==> flow/design.v <==
`timescale 1ns / 1ps
module MUX2x1(
    input [15:0] ch1,
    input [15:0] ch2,
    input sel,
    output reg [15:0] out
    );
	 always @(sel or ch1 or ch2) begin
		case(sel)
			1'b0 : out  = ch1;
			1'b1 : out  = ch2;
		endcase
	 end
endmodule
`timescale 1ns / 1ps
module MUX2x1_Br(
    input [5:0] ch1,
    input [5:0] ch2,
    input sel,
    output reg [5:0] out
    );
	 always @(sel or ch1 or ch2) begin
		case(sel)
			1'b0 : out  = ch1;
			1'b1 : out  = ch2;
		endcase
	 end
endmodule
`timescale 1ns / 1ps
module Program_Counter(
    input clk,
	 input rst,
	 input [5:0] target,
    output reg [5:0] pc_out
    );
	 always @(posedge clk or posedge rst)
		if(rst)begin
			pc_out <= 0;
		end
		else begin
			pc_out <= target;
	 end
endmodule
`timescale 1ns/1ps
module Register_File_main(
					input clk,
					input rst,
					input [3:0] read_add_1,
					input [3:0] read_add_2,
					input [3:0] wr_reg_add,
					input wr_en,
					input [15:0] wr_data,
					output [15:0] read_data_1,
					output [15:0] read_data_2
					);
					reg [15:0] reg_file [15:0];
					always @ (posedge clk or posedge rst) begin 
						if(rst) begin
							reg_file[0]  = 0;
							reg_file[1]  = 0;
							reg_file[2]  = 0;
							reg_file[3]  = 0;
							reg_file[4]  = 0;
							reg_file[5]  = 0;
							reg_file[6]  = 0;
							reg_file[7]  = 0;
							reg_file[8]  = 0;
							reg_file[9]  = 0;
							reg_file[10] = 0;
							reg_file[11] = 0;
							reg_file[12] = 0;
							reg_file[13] = 0;
							reg_file[14] = 0;
							reg_file[15] = 0;
						end
						else if (wr_en == 1) begin
							reg_file[wr_reg_add] = wr_data;
						end
					end
					assign read_data_1 = reg_file[read_add_1];
					assign read_data_2 = reg_file[read_add_2];
endmodule			
`timescale 1ns / 1ps
   module Control_Unit(
    input [3:0] opcode,
    output reg [2:0] alu_op,
    output reg reg_wr,
    output reg reg_dst,
    output reg alu_src,
    output reg jump,
	 output reg jeq,
	 output reg jr,
    output reg cmp,
	 output reg mov,
	 output reg li,
    output reg mem_rd,
    output reg mem_wr,
    output reg mem_to_reg
    );
	 always @(opcode)begin
		case(opcode)
			4'b0000 :	begin 
				alu_op		<= 3'b111;
				reg_wr 		<= 1'b0 ;	
				reg_dst 		<= 1'b0 ;	
				alu_src 		<= 1'b0 ;	
				jump	 		<= 1'b0 ;	
				jeq	 		<= 1'b0 ;
				jr		 		<= 1'b0 ;
				cmp	 		<= 1'b0 ;	
				mov 			<= 1'b0 ;
				li 			<= 1'b0 ;
				mem_rd 		<= 1'b0 ;	
				mem_wr 		<= 1'b0 ;	
				mem_to_reg 	<= 1'b0 ;	
				end
			4'b0001 :	begin	 
				alu_op		<= 3'b000;
				reg_wr 		<= 1'b1 ;	
				reg_dst 		<= 1'b0 ;	
				alu_src 		<= 1'b0 ;	
				jump	 		<= 1'b0 ;	
				jeq	 		<= 1'b0 ;
				jr		 		<= 1'b0 ;
				cmp	 		<= 1'b0 ;	
				mov 			<= 1'b0 ;
				li 			<= 1'b0 ;
				mem_rd 		<= 1'b0 ;	
				mem_wr 		<= 1'b0 ;	
				mem_to_reg 	<= 1'b0 ;	
				end
			4'b0010 :	begin	 
				alu_op		<= 3'b000;	
				reg_wr 		<= 1'b1 ;		
				reg_dst 		<= 1'b0 ;		
				alu_src 		<= 1'b1 ;		
				jump	 		<= 1'b0 ;		
				jeq	 		<= 1'b0 ;
				jr		 		<= 1'b0 ;
				cmp	 		<= 1'b0 ;	
				mov 			<= 1'b0 ;
				li 			<= 1'b0 ;
				mem_rd 		<= 1'b0 ;		
				mem_wr 		<= 1'b0 ;		
				mem_to_reg 	<= 1'b0 ;	
				end
			4'b0011 :	begin  
				alu_op		<= 3'b001;	
				reg_wr 		<= 1'b1 ;		
				reg_dst 		<= 1'b0 ;		
				alu_src 		<= 1'b0 ;		
				jump	 		<= 1'b0 ;		
				jeq	 		<= 1'b0 ;
				jr		 		<= 1'b0 ;
				cmp	 		<= 1'b0 ;	
				mov 			<= 1'b0 ;
				li 			<= 1'b0 ;
				mem_rd 		<= 1'b0 ;		
				mem_wr 		<= 1'b0 ;		
				mem_to_reg 	<= 1'b0 ;	
				end
			4'b0100 :   begin  
				alu_op		<= 3'b010;	
				reg_wr 		<= 1'b1 ;		
				reg_dst 		<= 1'b0 ;		
				alu_src 		<= 1'b0 ;		
				jump	 		<= 1'b0 ;		
				jeq	 		<= 1'b0 ;
				jr		 		<= 1'b0 ;
				cmp	 		<= 1'b0 ;	
				mov 			<= 1'b0 ;
				li 			<= 1'b0 ;				
				mem_rd 		<= 1'b0 ;		
				mem_wr 		<= 1'b0 ;		
				mem_to_reg 	<= 1'b0 ;	
				end
			4'b0101 :   begin  
				alu_op		<= 3'b011;
				reg_wr 		<= 1'b1 ;	
				reg_dst 		<= 1'b0 ;	
				alu_src 		<= 1'b0 ;	
				jump	 		<= 1'b0 ;	
				jeq	 		<= 1'b0 ;
				jr		 		<= 1'b0 ;
				cmp	 		<= 1'b0 ;	
				mov 			<= 1'b0 ;
				li 			<= 1'b0 ;
				mem_rd 		<= 1'b0 ;	
				mem_wr 		<= 1'b0 ;	
				mem_to_reg 	<= 1'b0 ;	
				end
			4'b0110 :	begin  
				alu_op		<= 3'b100;	
				reg_wr 		<= 1'b1 ;		
				reg_dst 		<= 1'b0 ;		
				alu_src 		<= 1'b0 ;		
				jump	 		<= 1'b0 ;		
				jeq	 		<= 1'b0 ;
				jr		 		<= 1'b0 ;
				cmp	 		<= 1'b0 ;	
				mov 			<= 1'b0 ;
				li 			<= 1'b0 ;				
				mem_rd 		<= 1'b0 ;		
				mem_wr 		<= 1'b0 ;		
				mem_to_reg 	<= 1'b0 ;		
				end
			4'b0111 :   begin  
				alu_op		<= 3'b111;
				reg_wr 		<= 1'b0 ;	
				reg_dst 		<= 1'b0 ;	
				alu_src 		<= 1'b0 ;	
				jump	 		<= 1'b0 ;	
				jeq	 		<= 1'b1 ;
				jr		 		<= 1'b0 ;
				cmp	 		<= 1'b0 ;	
				mov 			<= 1'b0 ;
				li 			<= 1'b0 ;
				mem_rd 		<= 1'b0 ;	
				mem_wr 		<= 1'b0 ;	
				mem_to_reg 	<= 1'b0 ;	
				end
			4'b1000 :   begin  
				alu_op		<= 3'b111;
				reg_wr 		<= 1'b1 ;	
				reg_dst 		<= 1'b0 ;	
				alu_src 		<= 1'b0 ;	
				jump	 		<= 1'b0 ;	
				jeq	 		<= 1'b0 ;
				jr		 		<= 1'b0 ;
				cmp	 		<= 1'b1 ;	
				mov 			<= 1'b0 ;
				li 			<= 1'b0 ;
				mem_rd 		<= 1'b0 ;	
				mem_wr 		<= 1'b0 ;	
				mem_to_reg 	<= 1'b0 ;	
				end
			4'b1001 :	begin  
				alu_op		<= 3'b111;
				reg_wr 		<= 1'b1 ;	
				reg_dst 		<= 1'b0 ;	
				alu_src 		<= 1'b0 ;	
				jump	 		<= 1'b0 ;	
				jeq	 		<= 1'b0 ;
				jr		 		<= 1'b0 ;
				cmp	 		<= 1'b0 ;	
				mov 			<= 1'b1 ;
				li 			<= 1'b0 ;
				mem_rd 		<= 1'b0 ;	
				mem_wr 		<= 1'b0 ;	
				mem_to_reg 	<= 1'b0 ;	
				end
			4'b1010 :   begin  
				alu_op		<= 3'b111;
				reg_wr 		<= 1'b0 ;	
				reg_dst 		<= 1'b0 ;	
				alu_src 		<= 1'b0 ;	
				jump	 		<= 1'b1 ;	
				jeq	 		<= 1'b0 ;	
				jr		 		<= 1'b0 ;
				cmp	 		<= 1'b0 ;
				mov 			<= 1'b0 ;
				li 			<= 1'b0 ;
				mem_rd 		<= 1'b0 ;	
				mem_wr 		<= 1'b0 ;	
				mem_to_reg 	<= 1'b0 ;	
				end
			4'b1011 :   begin  
				alu_op		<= 3'b111;
				reg_wr 		<= 1'b0 ;	
				reg_dst 		<= 1'b0 ;	
				alu_src 		<= 1'b0 ;	
				jump	 		<= 1'b0 ;	
				jeq	 		<= 1'b0 ;	
				jr		 		<= 1'b1 ;
				cmp	 		<= 1'b0 ;	
				mov 			<= 1'b0 ;
				li 			<= 1'b0 ;
				mem_rd 		<= 1'b0 ;	
				mem_wr 		<= 1'b0 ;	
				mem_to_reg 	<= 1'b0 ;	
				end
			4'b1100 :	begin  
				alu_op		<= 3'b000;
				reg_wr 		<= 1'b1 ;	
				reg_dst 		<= 1'b0 ;	
				alu_src 		<= 1'b1 ;	
				jump	 		<= 1'b0 ;	
				jeq	 		<= 1'b0 ;	
				jr		 		<= 1'b0 ;
				cmp	 		<= 1'b0 ;	
				mov 			<= 1'b0 ;
				li 			<= 1'b0 ;
				mem_rd 		<= 1'b1 ;	
				mem_wr 		<= 1'b0 ;	
				mem_to_reg 	<= 1'b1 ;	
				end
			4'b1101 :   begin  
				alu_op		<= 3'b000;
				reg_wr 		<= 1'b0 ;	
				reg_dst 		<= 1'b0 ;	
				alu_src 		<= 1'b1 ;	
				jump	 		<= 1'b0 ;	
				jeq	 		<= 1'b0 ;
				jr		 		<= 1'b0 ;
				cmp	 		<= 1'b0 ;	
				mov 			<= 1'b0 ;
				li 			<= 1'b0 ;
				mem_rd 		<= 1'b0 ;	
				mem_wr 		<= 1'b1 ;	
				mem_to_reg 	<= 1'b0 ;	
				end
			4'b1110 :   begin  
				alu_op		<= 3'b111;
				reg_wr 		<= 1'b1 ;	
				reg_dst 		<= 1'b0 ;	
				alu_src 		<= 1'b1 ;	
				jump	 		<= 1'b0 ;	
				jeq	 		<= 1'b0 ;
				jr		 		<= 1'b0 ;
				cmp	 		<= 1'b0 ;	
				mov 			<= 1'b0 ;
				li 			<= 1'b1 ;
				mem_rd 		<= 1'b0 ;	
				mem_wr 		<= 1'b0 ;	
				mem_to_reg 	<= 1'b0 ;	
				end
			4'b1111 :	begin  
				alu_op		<= 3'b111;
				reg_wr 		<= 1'b1 ;	
				reg_dst 		<= 1'b0 ;	
				alu_src 		<= 1'b0 ;	
				jump	 		<= 1'b0 ;	
				jeq	 		<= 1'b0 ;
				jr		 		<= 1'b0 ;
				cmp	 		<= 1'b0 ;	
				mov 			<= 1'b0 ;
				li 			<= 1'b0 ;
				mem_rd 		<= 1'b0 ;	
				mem_wr 		<= 1'b0 ;	
				mem_to_reg 	<= 1'b0 ;	
				end
			default :   begin 
				alu_op		<= 3'b111;	
				reg_wr 		<= 1'b0 ;	
				reg_dst 		<= 1'b0 ;	
				alu_src 		<= 1'b0 ;	
				jump	 		<= 1'b0 ;	
				jeq	 		<= 1'b0 ;
				jr		 		<= 1'b0 ;
				cmp	 		<= 1'b0 ;	
				mov 			<= 1'b0 ;
				li 			<= 1'b0 ;
				mem_rd 		<= 1'b0 ;	
				mem_wr 		<= 1'b0 ;	
				mem_to_reg 	<= 1'b0 ;	
				end        
		endcase
	 end
endmodule
`timescale 1ns / 1ps
module ALU_Main(
    input [15:0] d_in_1,
    input [15:0] d_in_2,
    input [2:0] alu_op,
    output reg z_flag,
    output reg [15:0] alu_out,
    output reg a_grt_b,
    output reg b_grt_a
    );
	 wire [15:0] d_out1;
	 wire [15:0] d_out2;
	 wire [15:0] d_out3; 
	 wire [15:0] d_out4; 
	 wire [15:0] d_out5; 
	 wire d_out6; 
	 wire d_out7; 
	 wire [15:0] d_out8; 
	 always @(d_in_1, d_in_2, alu_op,d_out1, d_out2, d_out3, d_out4, d_out5, d_out6, d_out7, d_out8) begin
			case(alu_op)
				3'b000 : begin 	alu_out[15:0] 	= d_out1	;  end
				3'b001 : begin 	alu_out 			= d_out2 ;	end
				3'b010 : begin 	alu_out[15:0] 	= d_out3 ;  end
				3'b011 : begin 	alu_out[15:0] 	= d_out4 ;  end
				3'b100 : begin 	alu_out[15:0] 	= d_out5 ;  end
				3'b101 : begin 	alu_out[0] 		= d_out6 ; alu_out[15:1]  = 0; end
				3'b110 : begin 	alu_out[0] 		= d_out7 ; alu_out[15:1]  = 0; end
				3'b111 : begin 	alu_out[15:0] 	= d_out8 ;  end
				default: begin 	alu_out[15:0] 	= 16'h0000;	end
			endcase 
		end
		assign d_out1 = d_in_1 + d_in_2;
		assign d_out2 = d_in_1 * d_in_2;
		assign d_out3 = d_in_1 & d_in_2;
		assign d_out4 = d_in_1 | d_in_2;
		assign d_out5 = d_in_1 / 2;
		assign d_out6 = d_in_1 > d_in_2;
		assign d_out7 = d_in_1 < d_in_2;
		assign d_out8 = d_in_1 - d_in_2;
		always @(d_out6 or d_out7) begin 
			if(d_out6 == 1)begin
				a_grt_b <= 1;
				b_grt_a <=0;
				z_flag <= 0;
			end
			else if(d_out7  == 1) begin
					a_grt_b <= 0;
					b_grt_a <=1;
					z_flag <= 0;
			end
			else begin
				a_grt_b <= 0;
				b_grt_a <=0;
				z_flag <= 1;
			end
		end
endmodule
`timescale 1ns / 1ps
module cpu_core(
    input clk,
    input rst,
	 output [5:0] pc_out,
	 input [15:0] instr_out,
	 input [15:0] mem_Data_in,
	 output mem_wr,
	 output mem_rd,
	 output [15:0] reg_Data_2,
	 output [5:0] data_mem_address
    );
	 wire [5:0] pc_target;
	 Program_Counter pc(clk,	rst,		pc_target,		pc_out);
	 wire  [5:0] pc_next;
	 assign pc_next = pc_out + 1;
	 wire [3:0] opcode,		reg_Rs,		reg_Rt,		reg_Rd;
	 wire [15:0] imm_offset;
	 wire [5:0] j_offset;
	 wire [3:0] jeq_offset;
	 wire [7:0] li_offset;
	 assign opcode 		=		instr_out	[15:12];
	 assign reg_Rd 		=		instr_out	[11:8];
	 assign reg_Rs 		=		instr_out	[7:4];
	 assign reg_Rt 		=		instr_out	[3:0];
	 assign imm_offset 	=		instr_out	[3:0]; 
	 assign li_offset		=		instr_out	[7:0];
	 assign j_offset 		=		instr_out	[5:0];
	 assign jeq_offset   = 		instr_out	[11:8];
	 reg [3:0] reg_Rd_mxd;
	 wire reg_dest;
	 wire [15:0] reg_write_Data, reg_Data_1, reg_Write_D, reg_Write_s1, reg_Write_s2;
	 always @(reg_dest or reg_Rd or reg_Rt) begin
		case(reg_dest)
			1'b0 : reg_Rd_mxd  = reg_Rd;
			1'b1 : reg_Rd_mxd  = reg_Rt;
		endcase
	 end
	 Register_File_main reg_file (clk,		rst,		reg_Rs,		reg_Rt,		reg_Rd_mxd,		reg_wr,		reg_Write_D,		reg_Data_1,		reg_Data_2);
	 wire [2:0] alu_op;
	 wire alu_src, op_jump, op_jeq, op_jr, op_cmp, op_mov, op_li, m2r;
	 Control_Unit cu(opcode,		alu_op,		reg_wr,		reg_dest,		alu_src,		op_jump,		op_jeq,		op_jr,	op_cmp,	op_mov,	op_li, 	mem_rd,		mem_wr,		m2r);
	 wire z_flag, agb, bga;
	 reg [15:0] imm_offset_se;
	 always @ (imm_offset) begin
		if(imm_offset[3] == 0) begin
			imm_offset_se <= {12'b000000000000,imm_offset};		 
			end
			else begin 
				imm_offset_se <= {12'b111111111111,imm_offset};	 
			end
	end
	 wire [15:0] alu_Out;
	 assign data_mem_address = alu_Out[5:0];
	 wire [15:0] alu_src_2;
	 MUX2x1 mxalusrc (reg_Data_2,	imm_offset_se,	alu_src,	alu_src_2);
	 ALU_Main alu ( reg_Data_1,	alu_src_2,		alu_op,	z_flag,	alu_Out,		agb,	bga);
	wire [5:0] jr_target, mxj_return;
	assign jr_target = reg_Data_1[5:0];  
	wire j_control;
	assign j_control = op_jump;
	wire [5:0] j_target;
	assign j_target = j_offset[5:0];
	wire jeq_ok;
	wire [5:0] mxjr_return;
	assign jeq_ok = op_jeq & z_flag;
	wire [5:0] jeq_target;
	assign jeq_target = {2'b00,jeq_offset};
	MUX2x1_Br mx_j_pc (pc_next, j_target, j_control, mxj_return);
	MUX2x1_Br mx_jr (mxj_return,	jr_target,	op_jr,	mxjr_return);
	MUX2x1_Br mx_jeq (mxjr_return,	jeq_target,	jeq_ok,	pc_target);
	MUX2x1 mxm2r (alu_Out,	mem_Data_in,	m2r,	reg_write_Data);
	reg [15:0] cmp_DS;
	always @(op_cmp or z_flag or agb or bga)begin
		if(z_flag)begin
			cmp_DS <= 16'hffff;
		end
		else if(agb)begin
			cmp_DS <= 16'h00ff;
		end
		else if(bga) begin
			cmp_DS <= 16'hff00;
		end
		else 
			cmp_DS <= 16'h0000;
	end
	MUX2x1 mxcmp (reg_write_Data,	cmp_DS,	op_cmp,	reg_Write_s1);
	reg  [15:0] li_offset_se;
	always @ (li_offset) begin
		if(li_offset[7] == 0) begin
			li_offset_se <= {4'b0000,li_offset};		 
			end
			else begin 
				li_offset_se <= {4'b1111,li_offset};	 
			end
	end
	MUX2x1 mxli (reg_Write_s1,	li_offset_se,	op_li,	reg_Write_s2);
	MUX2x1 mxmov (reg_Write_s2,	reg_Data_1,	op_mov,	reg_Write_D);
endmodule
Lab notebook: cpu_core

From RTL to reports: cpu_core. Tool output for the design above before and after an edit, in the order of the flow. "unedited" refers to lines of the RTL above, "edited" to lines of the edited file. "difference": "edited" minus "unedited" as printed here. Cell names lack the library's common part. Not given: -

Top module: cpu_core. Clock: clk. Cell library: sky130hd. Corner: tt_025C_1v80.

Diff. Unified diff, file above to edited file. The edited RTL no longer does the same as the RTL above: the edit was made by script, with no optimisation intended.

```diff
@@ -471,5 +471,12 @@
 	 wire [15:0] alu_src_2;
 	 MUX2x1 mxalusrc (reg_Data_2,	imm_offset_se,	alu_src,	alu_src_2);
-	 ALU_Main alu ( reg_Data_1,	alu_src_2,		alu_op,	z_flag,	alu_Out,		agb,	bga);
+	 wire agb_m, agb_s;
+	 wire bga_m, bga_s;
+	 wire z_flag_m, z_flag_s;
+	 ALU_Main alu ( reg_Data_1,	alu_src_2,		alu_op,	z_flag_m,	alu_Out,		agb_m,	bga_m);
+	 ALU_Main alu_2 (~reg_Data_1, alu_src_2, alu_op, z_flag_s, , agb_s, bga_s);
+	 assign agb = agb_m ^ agb_s;
+	 assign bga = bga_m ^ bga_s;
+	 assign z_flag = z_flag_m ^ z_flag_s;
 	wire [5:0] jr_target, mxj_return;
 	assign jr_target = reg_Data_1[5:0];  
```

Word-level counts. Counts by Yosys on the flattened word-level netlist (proc, flatten, opt, wreduce). Print and check cells are left out. Cells with the same type and inputs are merged into one. Memory sizes are those after Yosys's memory passes, which may raise the word count (mostly to a power of two), join words into wider ones and drop unused or constant bits.

Storage and ports: flip-flop bits (word level) (unedited 262, edited 262, difference 0); ROM bits (unedited 224, edited 224, difference 0); memory cells (unedited 1, edited 1, difference 0); input port bits (unedited 34, edited 34, difference 0); output and inout bits (unedited 30, edited 30, difference 0); word-level cells (unedited 179, edited 190, difference +11).

Memories: words x width with read and write ports (unedited 16x14 r1 w0, edited 16x14 r1 w0).

Cells by class: add/subtract/negate cells (unedited 3, edited 3, difference 0); $mul (unedited 1, edited 1, difference 0); $lt $le $gt $ge (unedited 2, edited 4, difference +2); eq/ne operators (unedited 52, edited 52, difference 0); multiplexer cells (unedited 38, edited 43, difference +5); bitwise gates (word level) (unedited 28, edited 32, difference +4); reductions and logical operators (unedited 37, edited 37, difference 0).

Operators with widths: 1-bit two-way mux (unedited 5, edited 10, difference +5); 1-bit bitwise XOR (unedited 0, edited 3, difference +3); 16-bit greater-than comparator (unedited 1, edited 2, difference +1); 16-bit less-than comparator (unedited 1, edited 2, difference +1); 16-bit inverter (unedited 0, edited 1, difference +1).

Operator kinds equal on both sides are left out: 29.

Longest topological paths. Longest topological path by Yosys (ltp), each cell counted once; first at word level (registers and memories cut), then after technology mapping (sequential cells cut; the memories' decode and read muxes count).

Logic depth: depth in word-level cells (unedited 13, edited 14, difference +1); ABC_AREA (unedited 0, edited 0); gate-level depth with buffers (unedited 35, edited 37, difference +2); gate-level depth less buffers (unedited 29, edited 30, difference +1).

Synthesis result. Yosys stat after the flow's synthesis: flattened, memories mapped to cells. It holds for the ABC_AREA given above (unset counts as 0); a run with the other value may have another netlist.

Cell types: nor2_1 (unedited 244, edited 193, difference -51); nand2_1 (unedited 301, edited 342, difference +41); o31ai_1 (unedited 29, edited 12, difference -17); inv_1 (unedited 177, edited 189, difference +12); o21bai_1 (unedited 5, edited 16, difference +11); and3_1 (unedited 12, edited 21, difference +9); mux2i_1 (unedited 65, edited 57, difference -8); a31oi_1 (unedited 24, edited 16, difference -8); o221ai_1 (unedited 9, edited 17, difference +8); nand2b_1 (unedited 25, edited 18, difference -7); buf_6 (unedited 17, edited 10, difference -7); a2111oi_0 (unedited 1, edited 8, difference +7); o22ai_1 (unedited 17, edited 23, difference +6); or3_1 (unedited 15, edited 9, difference -6); a211oi_1 (unedited 9, edited 15, difference +6); o21ai_0 (unedited 217, edited 222, difference +5); a21oi_1 (unedited 139, edited 134, difference -5); mux2_2 (unedited 99, edited 104, difference +5).

Cell types equal on both sides are left out: 15. Not every row of either side is listed.

Synthesis totals: mapped cells (unedited 2583, edited 2558, difference -25); mapped area (um^2) (unedited 22296.4, edited 22107.5, difference -188.9); area of sequential cells (um^2) (unedited 6556.3, edited 6556.3, difference 0.0); mapped flip-flops (unedited 262, edited 262, difference 0); buffers (unedited 189, edited 185, difference -4).

By module: a second synthesis without flattening, with its own total; a netlist apart from the flattened one above.

Unflattened totals: cells (unflattened synthesis) (unedited 2268, edited 3134, difference +866); area total of the unflattened synthesis (um^2) (unedited 22487.8, edited 28808.9, difference +6321.1).

Each row is one instance without its submodules.

Modules, unedited: Register_File_main (times used 1, cells 1224, area 13979.7 um^2, seq. area 6406.1 um^2); ALU_Main (times used 1, cells 871, area 6413.7 um^2, seq. area 0.0 um^2); MUX2x1 (times used 5, cells 18, area 249.0 um^2, seq. area 0.0 um^2); MUX2x1_Br (times used 3, cells 7, area 101.3 um^2, seq. area 0.0 um^2); Control_Unit (times used 1, cells 36, area 246.5 um^2, seq. area 0.0 um^2); Program_Counter (times used 1, cells 7, area 153.9 um^2, seq. area 150.1 um^2); cpu_core (times used 1, cells 19, area 145.1 um^2, seq. area 0.0 um^2).

Modules, edited: Register_File_main (times used 1, cells 1224, area 13979.7 um^2, seq. area 6406.1 um^2); ALU_Main (times used 2, cells 859, area 6327.3 um^2, seq. area 0.0 um^2); MUX2x1 (times used 5, cells 18, area 249.0 um^2, seq. area 0.0 um^2); MUX2x1_Br (times used 3, cells 7, area 101.3 um^2, seq. area 0.0 um^2); Control_Unit (times used 1, cells 36, area 246.5 um^2, seq. area 0.0 um^2); cpu_core (times used 1, cells 38, area 225.2 um^2, seq. area 0.0 um^2); Program_Counter (times used 1, cells 7, area 153.9 um^2, seq. area 150.1 um^2).

Path before layout. OpenSTA on the mapped netlist: ideal clock, no wires. The path of least setup slack (recovery checks aside). Input and output delay are each 20% of the period. Register names are those of the netlist, which keeps one name where synthesis merged equal registers.

Timing after synthesis: kind (unedited input -> output, edited input -> register); from (unedited in instr_out[4], edited in instr_out[3]); to (unedited out data_mem_address[5], edited reg reg_file.reg_file[10][15]); period (ps) (unedited 11000, edited 11000, difference 0); output delay (ps) (unedited 2200); library setup time (ps) (edited 138); arrival time (ps) (unedited 6946, edited 9800, difference +2854); data required time (ps) (unedited 8800, edited 10862, difference +2062); slack (ps) (unedited 1854, edited 1062, difference -792); delay of the path (ps) (unedited 4746, edited 7738, difference +2992); stages (unedited 23, edited 36, difference +13); path buffers (unedited 5, edited 9, difference +4); period reached after synthesis (ps) (unedited 9146, edited 9938, difference +792).

"delay of the path" is the arrival time less input delay plus setup time. A path that ends at an output port has no setup time. "stages": output pins that drive a net of the path, with the launching flip-flop's if there is one; two outputs of one cell count as two. "period reached after synthesis" = period - worst setup slack (recovery checks aside). The figure is calculated, with input and output delays left at 20% of the set period. The rows between start and end are the longest chain of elaborated cells between them; the timing report does not say that the signal goes this way. Where chains are equally long, one stands for them. Each line given opens the expression or statement behind the cell; cells for indexed reads and writes are added by Yosys, which also makes memories of some case tables.

On the way, after synthesis, unedited:
Cells stage by stage: buf_4 buf_6 buf_4 buf_4 buf_2 o32ai_1 a221oi_1 a21oi_2 clkinv_1 nor2_1 fa_1 ha_1 ha_1 ha_1 inv_1 fa_1 inv_1 ha_1 xnor2_1 a21oi_1 o221ai_1 a221oi_1 nor2_1. Under length of the longest elaborated chain stands 4.

RTL lines, path after synthesis, unedited: start, declared (line 422) `input [15:0] instr_out,`; 4-bit == test (line 80) `assign read_data_1 = reg_file[read_add_1];`; 16-bit case mux with 16-bit select (line 80); 16-bit by 16-bit multiplier with 16-bit output (line 392) `assign d_out2 = d_in_1 * d_in_2;`; 15-bit case mux with 7-bit select (line 379) `case(alu_op)`; end, declared (line 427) `output [5:0] data_mem_address`.

On the way, after synthesis, edited:
Cells stage by stage: buf_2 buf_6 buf_6 buf_4 buf_4 buf_4 clkbuf_1 mux2i_1 nor2_1 o21ai_0 nand3_1 o21a_1 and2_1 clkbuf_1 inv_1 nor2_1 fa_1 inv_1 fa_1 inv_1 fa_1 fa_1 inv_1 fa_1 fa_1 xor2_1 xnor2_1 xnor2_1 xnor2_1 xnor3_1 xnor3_1 xnor3_1 xor2_1 a221oi_4 buf_6 o31ai_2. Under length of the longest elaborated chain stands 14.

RTL lines, path after synthesis, edited: start, declared (line 422) `input [15:0] instr_out,`; 4-bit == test (line 81) `assign read_data_2 = reg_file[read_add_2];`; 16-bit case mux with 16-bit select (line 81); 16-bit case mux with 2-bit select (line 9) `case(sel)`; 16-bit less-than comparator (line 397) `assign d_out7 = d_in_1 < d_in_2;`; 1-bit two-way mux (line 405) `else if(d_out7 == 1) begin`; 1-bit two-way mux (line 400) `if(d_out6 == 1)begin`; 1-bit bitwise XOR (line 479) `assign bga = bga_m ^ bga_s;`; 16-bit two-way mux (line 504) `else if(bga) begin`; 16-bit two-way mux (line 501) `else if(agb)begin`; 16-bit two-way mux (line 498) `if(z_flag)begin`; 16-bit case mux with 2-bit select (3 in a row) (line 9); 16-bit two-way mux (line 77) `reg_file[wr_reg_add] = wr_data;`; end, assigned (line 69) `reg_file[10] = 0;`; end, assigned (line 77); end, declared (line 56) `reg [15:0] reg_file [15:0];`.

Nets of the timed path that keep an RTL name, with a line that drives or declares them; the list need not be complete.

Nets with RTL names, path after synthesis, edited (line): reg_Data_2[9] (81).

Timing after layout. Path of least setup slack in the final report of the runs of set A (OpenROAD, finished layout, wires in). Where an end is a register, its clock arrival counts in the times. The path's times are printed in steps of 10 ps; the period is the one set.

Timing post-layout: kind (unedited input -> output, edited input -> output); from (unedited in instr_out[2], edited in instr_out[13]); to (unedited out data_mem_address[4], edited out data_mem_address[5]); period (ps) (unedited 11000, edited 11000, difference 0); output delay (ps) (unedited 2200, edited 2200, difference 0); arrival time (ps) (unedited 8620, edited 8570, difference -50); data required time (ps) (unedited 8800, edited 8800, difference 0); slack (ps) (unedited 180, edited 230, difference +50); stages (unedited 21, edited 20, difference -1); path buffers (unedited 3, edited 2, difference -1).

The rows between start and end are the longest chain of elaborated cells between them; the timing report does not say that the signal goes this way. Where chains are equally long, one stands for them. The chain passes a memory read, where the word-level depth is cut; so it can be longer than that depth.

On the way, post-layout, unedited:
Cells stage by stage: buf_2 buf_12 nor3b_1 a32oi_1 o22ai_1 o32a_1 a21oi_4 inv_2 ha_1 fa_1 ha_1 ha_1 inv_1 fa_1 fa_1 o21ai_0 a221oi_1 o21ai_0 a21oi_1 nor2_1 clkdlybuf4s50_1. Under length of the longest elaborated chain stands 5.

RTL lines, path post-layout, unedited: start, declared (line 422) `input [15:0] instr_out,`; 4-bit == test (line 81) `assign read_data_2 = reg_file[read_add_2];`; 16-bit case mux with 16-bit select (line 81); 16-bit case mux with 2-bit select (line 9) `case(sel)`; 16-bit by 16-bit multiplier with 16-bit output (line 392) `assign d_out2 = d_in_1 * d_in_2;`; 15-bit case mux with 7-bit select (line 379) `case(alu_op)`; end, declared (line 427) `output [5:0] data_mem_address`.

On the way, post-layout, edited:
Cells stage by stage: clkdlybuf4s50_1 ha_1 o21ai_0 nand2_1 o21a_1 nor2_1 fa_1 ha_1 ha_1 ha_1 inv_1 fa_1 inv_1 ha_1 xnor2_1 a221oi_1 o221ai_1 o211ai_1 nor2_1 clkdlybuf4s50_1. Under length of the longest elaborated chain stands 5.

RTL lines, path post-layout, edited: start, declared (line 422) `input [15:0] instr_out,`; memory read 16 x 14 bit (line 101) `case(opcode)`; 1-bit inverter (line 9) `case(sel)`; 16-bit case mux with 2-bit select (line 9); 16-bit by 16-bit multiplier with 16-bit output (line 392) `assign d_out2 = d_in_1 * d_in_2;`; 15-bit case mux with 7-bit select (line 379) `case(alu_op)`; end, declared (line 427) `output [5:0] data_mem_address`.

Flow runs. Both versions went through the flow (Yosys, OpenROAD) with the same settings in each pair. Constraints: input delay and output delay 20% of the set period each, output load 0.01 pF.

Flow settings, set A:
period_ns: 11.0. For CAP_MARGIN the number is 20. The entry for CORE_MARGIN reads 2. For CORE_UTILIZATION the number is 40. For SLEW_MARGIN the number is 20.

Measured results, set A: chip area after synthesis (Yosys) (um^2) (unedited 22296.4, edited 22107.5, difference -188.9); die area (um^2) (unedited 57645.6, edited 57164.0, difference -481.6); standard-cell area after routing (um^2) (unedited 25229.2, edited 25288.0, difference +58.8); utilization after layout (%) (unedited 45.8, edited 46.1, difference +0.3); setup slack of the critical path (ps) (unedited 182, edited 232, difference +50); sum of negative setup slack (ps) (unedited 0, edited 0, difference 0); final worst hold slack (ps) (unedited 499, edited 507, difference +8); total power of the final layout (mW) (unedited 7.718, edited 8.716, difference +0.998); reached clock period (ps) (unedited 10818, edited 10768, difference -50).

Flow settings, set B:
For CELL_PAD_IN_SITES_DETAIL_PLACEMENT the number is 1. CELL_PAD_IN_SITES_GLOBAL_PLACEMENT: 2. The figure for CORE_ASPECT_RATIO is 0.74. For CORE_UTILIZATION the number is 21. For CTS_CLUSTER_DIAMETER the number is 256. MAX_ROUTING_LAYER: met4. The figure for PLACE_DENSITY_LB_ADDON is 0.02. Under SETUP_SLACK_MARGIN stands -0.87. For SLEW_MARGIN the number is 20. period_ns: 12.7. For CAP_MARGIN the number is 20. The entry for CORE_MARGIN reads 2.

Measured results, set B: chip area after synthesis (Yosys) (um^2) (unedited 22296.4, edited 22107.5, difference -188.9); die area (um^2) (unedited 108826.0, edited 107914.0, difference -912.0); standard-cell area after routing (um^2) (unedited 26130.1, edited 26046.2, difference -83.9); utilization after layout (%) (unedited 24.9, edited 24.9, difference 0.0); setup slack of the critical path (ps) (unedited 1016, edited 978, difference -38); sum of negative setup slack (ps) (unedited 0, edited 0, difference 0); final worst hold slack (ps) (unedited 527, edited 490, difference -37); total power of the final layout (mW) (unedited 7.894, edited 7.895, difference +0.001); reached clock period (ps) (unedited 11684, edited 11722, difference +38).

"reached clock period" means the clock period less the worst setup slack. The figure is calculated, with input and output delays left at 20% of the set period. By "total power of the final layout" is meant OpenSTA's value without simulated activity: inputs other than the clock are taken to toggle once in ten clock periods, and the tool carries that through the logic.
